==> flow/design.v <==
module slave_apb ( 
                   output reg [ 8-1 : 0 ]   prdata, 			 
                   output reg                         pready, 			 
                   output reg                         pslverr,			 
		   input                	      penable,                   
                   input                	      pwrite, 			 
                   input 	         	      psel,  			 
                   input                              pclk,   			 
                   input                	      presetn, 			 
                   input      [ 8-1 : 0 ]   paddr,  			 
                   input      [ 8-1 : 0 ]   pwdata 			 
                   );
  parameter         IDLE    = 2'd0;              				 
  parameter         SETUP   = 2'd1;
  parameter         ENABLE  = 2'd2;
  reg   [ 2-1 : 0 ]   pre_state;   					 
  reg   [ 2-1 : 0 ]   nxt_state;
  reg   [ 8-1 : 0 ]    mem [ 0 : 200 ]; 		 
  reg   [ 8-1 : 0 ]    prdata_c;
  reg pready_c;
  reg pslverr_c;
  reg mem_we_c;
  always @ ( posedge pclk or negedge presetn )
  	begin 
    	     if ( ! presetn )
      			pre_state <= IDLE;
    	     else 
      			pre_state <= nxt_state;
  	end 
  always @ ( * ) 
  	begin
    		prdata_c   = 8'd0;
    		pslverr_c  = 1'b0;
    		pready_c   = 1'b0;
    		mem_we_c   = 1'b0;
    	 	nxt_state  = IDLE;     
		case ( pre_state )
			IDLE   : begin  
          				if ( psel == 1 ) 
            					nxt_state = SETUP;
	        			else
          				     begin
            					nxt_state = IDLE;
  	        				prdata_c = 8'd0;
          				     end
        			end  
      		      SETUP  : begin  
          				nxt_state  = ENABLE;
        			end  
		     ENABLE : begin  
				    pready_c = psel;
						if ( psel == 1 )   
              						nxt_state    = SETUP;
            					else
              						nxt_state    = IDLE; 
		      		    if(paddr <= 200)
          				begin
            					pslverr_c      = 1'b0;
	         				 if(!pwrite)      
              						prdata_c     = mem [ paddr ];
            					else 
	            					mem_we_c     = psel;
          			        end  
				else
				        pslverr_c     = psel;
        		     end  
                  default : nxt_state = IDLE;
    endcase
  end  
  always @ ( posedge pclk )
  	if ( mem_we_c )
  		mem [ paddr ] <= pwdata;
  always @ ( posedge pclk or negedge presetn)
 	 begin
    		if ( ! presetn)
    			begin
      				prdata    <= 8'b0;
      				pready    <= 1'b0;
      				pslverr   <= 1'b0;
    			end  
    	     else
    		begin
      			pready  <= pready_c;
      		   if ( ( pre_state == ENABLE ) )
      			begin
        			prdata  <= prdata_c;
        			pslverr <= pslverr_c;
      			end
    		end
  	end
endmodule
# From RTL to reports: slave_apb
# Each step is given for the RTL above and for the edited RTL.
# Lines under "before" count in the file above, lines under "after" in the edited file.
# "delta" is "after" less "before", of the values as shown.
# Operators carry their Yosys type and port widths (W data, S select, Z words).
# Cell names lack the library's common part.
# A cell with -- has no value.
# design
top_module	slave_apb
clk_port	pclk
library	sky130hd
corner	tt_025C_1v80

# Diff
# Unified diff, file above to edited file.
# A script made this edit. It changes what the design does and was not meant as an optimisation.
# begin of diff
@@ -16,5 +16,5 @@
   reg   [ 2-1 : 0 ]   pre_state;   					 
   reg   [ 2-1 : 0 ]   nxt_state;
-  reg   [ 8-1 : 0 ]    mem [ 0 : 200 ]; 		 
+  reg   [ 8/2-1 : 0 ]    mem [ 0 : 200 ]; 		 
   reg   [ 8-1 : 0 ]    prdata_c;
   reg pready_c;
# end of diff

# Elaborated design
# Source: Yosys, flattened and elaborated, memories not mapped. Widths are those after wreduce; folded enables and synchronous resets count as part of the registers. Registers that Yosys merges into a memory's read port (data or address) are not register bits. Print and check cells do not count. Equal cells are merged and count once.
# Yosys's memory passes give these memory sizes; they may raise the number of words (mostly to a power of two), join words into wider ones and drop unused or constant bits.
# op_classes
item	before	after	delta
cmp	1	1	0
eq_ne	2	2	0
mux	12	12	0
reduce_logical	2	2	0
# op_table
cell	before	after	delta
$mux W8	4	1	-3
$mux W4	0	3	3
# Operator kinds equal on both sides are left out: 7.
# bits
item	before	after	delta
register_bits	12	12	0
mem_bits_rw	1608	804	-804
memories	1	1	0
in_bits	21	21	0
output_inout_bits	10	10	0
wordCells	22	22	0
# memory_table
item	before	after
mem_shapes	mem 201x8 r1 w1	mem 201x4 r1 w1

# Depth
# Yosys ltp: most cells in a row. Word level: on the elaborated netlist, between registers, memories and ports. Mapped: between sequential cells and ports; inverters and the memories' decode and read muxes count.
# depth
item	before	after	delta
depth_word	4	4	0
ABC_AREA	0	0	--
depth_mapped	12	11	-1
mapped_depth_nobuf	7	7	0

# After synthesis
# The flow's flattened synthesis, as Yosys stat reports it; memories are mapped. The netlist is that of the ABC_AREA named above (0 if unset); the other value can give another one.
# by_type
cell_type	before	after	delta
edfxtp_1	1608	804	-804
mux4_2	324	157	-167
nand2_1	141	31	-110
mux2i_1	191	96	-95
a21oi_1	46	16	-30
o22ai_1	31	9	-22
buf_2	48	30	-18
a22oi_1	64	48	-16
buf_6	19	3	-16
o2111ai_1	16	0	-16
o22a_1	16	0	-16
a22o_1	0	16	16
nor2_1	217	229	12
a31oi_1	16	4	-12
buf_8	11	1	-10
clkbuf_1	66	58	-8
nor2b_1	35	27	-8
a211oi_1	32	24	-8
# Cell types equal on both sides are left out: 6.
# The list need not be complete.
# synth_totals
item	before	after	delta
stdcells	3110	1721	-1389
synth_area_um2	63504.7	32423.6	-31081.1
seqArea_um2	48612.9	24369.6	-24243.3
ff_cells	1621	813	-808
n_buf	188	118	-70

# Path before layout
# Path of least setup slack by OpenSTA after synthesis, without wires, with an ideal clock, recovery checks aside; 20% of the period is set as input and as output delay. Where synthesis merged equal registers, the netlist keeps one of their names.
# synth_path
item	before	after	delta
kind	input -> register	input -> register	--
start	input paddr[1]	input paddr[1]	--
end	memory mem[198][0]	memory mem[192][0]	--
period_ns	10.0	10.0	0.0
in_delay_ns	2.000	2.000	0.000
setup_ns	0.371	0.331	-0.040
t_first_pin_ns	2.000	2.000	0.000
t_arrival_ns	3.824	3.703	-0.121
required_time_ns	9.629	9.669	0.040
setup_slack_ns	5.806	5.967	0.161
path_delay_ns	2.195	2.034	-0.161
path_stages	9	7	-2
path_buffers	6	2	-4
period_less_setup_slack_ns	4.194	4.033	-0.161
# "path_delay_ns" = arrival - input delay + setup time.
# "path_stages" counts driving pins, that of a launching flip-flop among them; a cell with two outputs on the path counts twice.
# "period_less_setup_slack_ns" is the clock period less the worst setup slack; recovery checks do not enter. This is arithmetic on one report: input and output delays are still those of the set period (20% each).
# The rows between start and end are the longest chain of elaborated cells between them; the timing report does not say that the signal goes this way. Where chains are equally long, one stands for them.
# A line is the first line of the expression or statement that the cell stems from. Yosys adds cells for indexed reads and writes and turns some case tables into memories.
# before: The path ends at the enable pin of a flip-flop; only ways to that pin are counted.
# synth_between_before
cell_sequence	buf_2 -> buf_2 -> buf_2 -> buf_6 -> buf_6 -> nor2b_1 -> nand2_1 -> clkbuf_1 -> nor2_1
elab_chain_len	4
cells_between	5
lines_between	3
classes_between	compare (1); mux (4)
# synth_rtl_before
item	line	rtl
start, declared	10	input [ 8-1 : 0 ] paddr,
$le A8 B8 Y1	56	if(paddr <= 200)
$mux W1	56
$mux W1	37	case ( pre_state )
$mux W8	71	if ( mem_we_c )
end, declared	18	reg [ 8-1 : 0 ] mem [ 0 : 200 ];
# after: The path ends at the enable pin of a flip-flop; only ways to that pin are counted.
# synth_between_after
cell_sequence	buf_2 -> or4b_1 -> clkbuf_1 -> a211o_1 -> nand3_1 -> nand4_1 -> nor2_1
elab_chain_len	4
cells_between	5
lines_between	3
classes_between	compare (1); mux (4)
# synth_rtl_after
item	line	rtl
start, declared	10	input [ 8-1 : 0 ] paddr,
$le A8 B8 Y1	56	if(paddr <= 200)
$mux W1	56
$mux W1	37	case ( pre_state )
$mux W8	71	if ( mem_we_c )
end, declared	18	reg [ 8/2-1 : 0 ] mem [ 0 : 200 ];

# Path in the finished layout
# Path of least setup slack in the final report of each run of pair A (OpenROAD, finished layout, wires in). Where an end is a register, its clock arrival counts in the times.
# layout_path
item	before	after	delta
kind	input -> register	input -> register	--
start	input paddr[2]	input paddr[0]	--
end	register prdata[2]	register prdata[2]	--
period_ns	10.0	10.0	0.0
in_delay_ns	2.00	2.00	0.00
setup_ns	0.07	0.13	0.06
t_first_pin_ns	2.00	2.00	0.00
t_arrival_ns	6.02	5.67	-0.35
required_time_ns	10.70	10.48	-0.22
setup_slack_ns	4.69	4.81	0.12
path_stages	9	9	0
path_buffers	2	3	1
# The rows between start and end are the longest chain of elaborated cells between them; the timing report does not say that the signal goes this way. Where chains are equally long, one stands for them.
# A memory read counts as a cell of the chain, while the word-level depth stops at memories.
# layout_between_before
cell_sequence	buf_2 -> buf_4 -> nand2b_1 -> nor3b_4 -> a21oi_1 -> o2111ai_1 -> o31a_1 -> o32ai_1 -> a21oi_1
elab_chain_len	3
cells_between	4
lines_between	3
classes_between	compare (1); mux (2); memory (1)
# layout_rtl_before
item	line	rtl
start, declared	10	input [ 8-1 : 0 ] paddr,
$mem_v2 Z201 W8	18	reg [ 8-1 : 0 ] mem [ 0 : 200 ];
$mux W8	59	if(!pwrite)
$mux W8	56	if(paddr <= 200)
end, assigned	77	prdata <= 8'b0;
end, assigned	86	prdata <= prdata_c;
end, declared	2	output reg [ 8-1 : 0 ] prdata,
# layout_between_after
cell_sequence	buf_8 -> buf_4 -> buf_4 -> mux4_2 -> a22o_1 -> o21ai_0 -> nand3_1 -> a21oi_1 -> a31oi_1
elab_chain_len	3
cells_between	4
lines_between	3
classes_between	compare (1); mux (2); memory (1)
# layout_rtl_after
item	line	rtl
start, declared	10	input [ 8-1 : 0 ] paddr,
$mem_v2 Z201 W4	18	reg [ 8/2-1 : 0 ] mem [ 0 : 200 ];
$mux W4	59	if(!pwrite)
$mux W4	56	if(paddr <= 200)
end, assigned	77	prdata <= 8'b0;
end, assigned	86	prdata <= prdata_c;
end, declared	2	output reg [ 8-1 : 0 ] prdata,

# Layout results
# Both versions went through the flow (Yosys, OpenROAD) with the same settings in each pair. Constraints: input delay and output delay 20% of the set period each, output load 0.01 pF.
# flow_settings_pair_A
CORE_UTILIZATION	45
PLACE_DENSITY	0.6
period_ns	10.0
CAP_MARGIN	20
CORE_MARGIN	2
SLEW_MARGIN	20
# results_pair_A
item	before	after	delta
synthArea_um2	63504.7	32423.6	-31081.1
design.die.area_um2	144142.0	74215.4	-69926.6
layout_stdcell_area_um2	70631.5	36090.9	-34540.6
finalUtil_pct	50.5	50.6	0.1
ws_setup_ns	4.685	4.813	0.128
fin_hold_ws_ns	0.352	0.351	-0.001
final_power_uw	14077	7149	-6928
# flow_settings_pair_B
CAP_MARGIN	20
CELL_PAD_IN_SITES_DETAIL_PLACEMENT	2
CORE_MARGIN	8
CORE_UTILIZATION	37
CTS_CLUSTER_DIAMETER	213
HOLD_SLACK_MARGIN	-0.07
PLACE_DENSITY	0.52
SETUP_SLACK_MARGIN	0.38
SLEW_MARGIN	25
TNS_END_PERCENT	40
period_ns	3.39
# results_pair_B
item	before	after	delta
synthArea_um2	63504.7	32423.6	-31081.1
design.die.area_um2	185145.0	97359.6	-87785.4
layout_stdcell_area_um2	74973.2	37400.9	-37572.3
finalUtil_pct	43.8	43.1	-0.7
ws_setup_ns	0.391	0.557	0.166
fin_hold_ws_ns	0.323	0.372	0.049
final_power_uw	43138	21309	-21829
# "final_power_uw" rests on the timing tool's default activity at the inputs, not on a simulated workload.
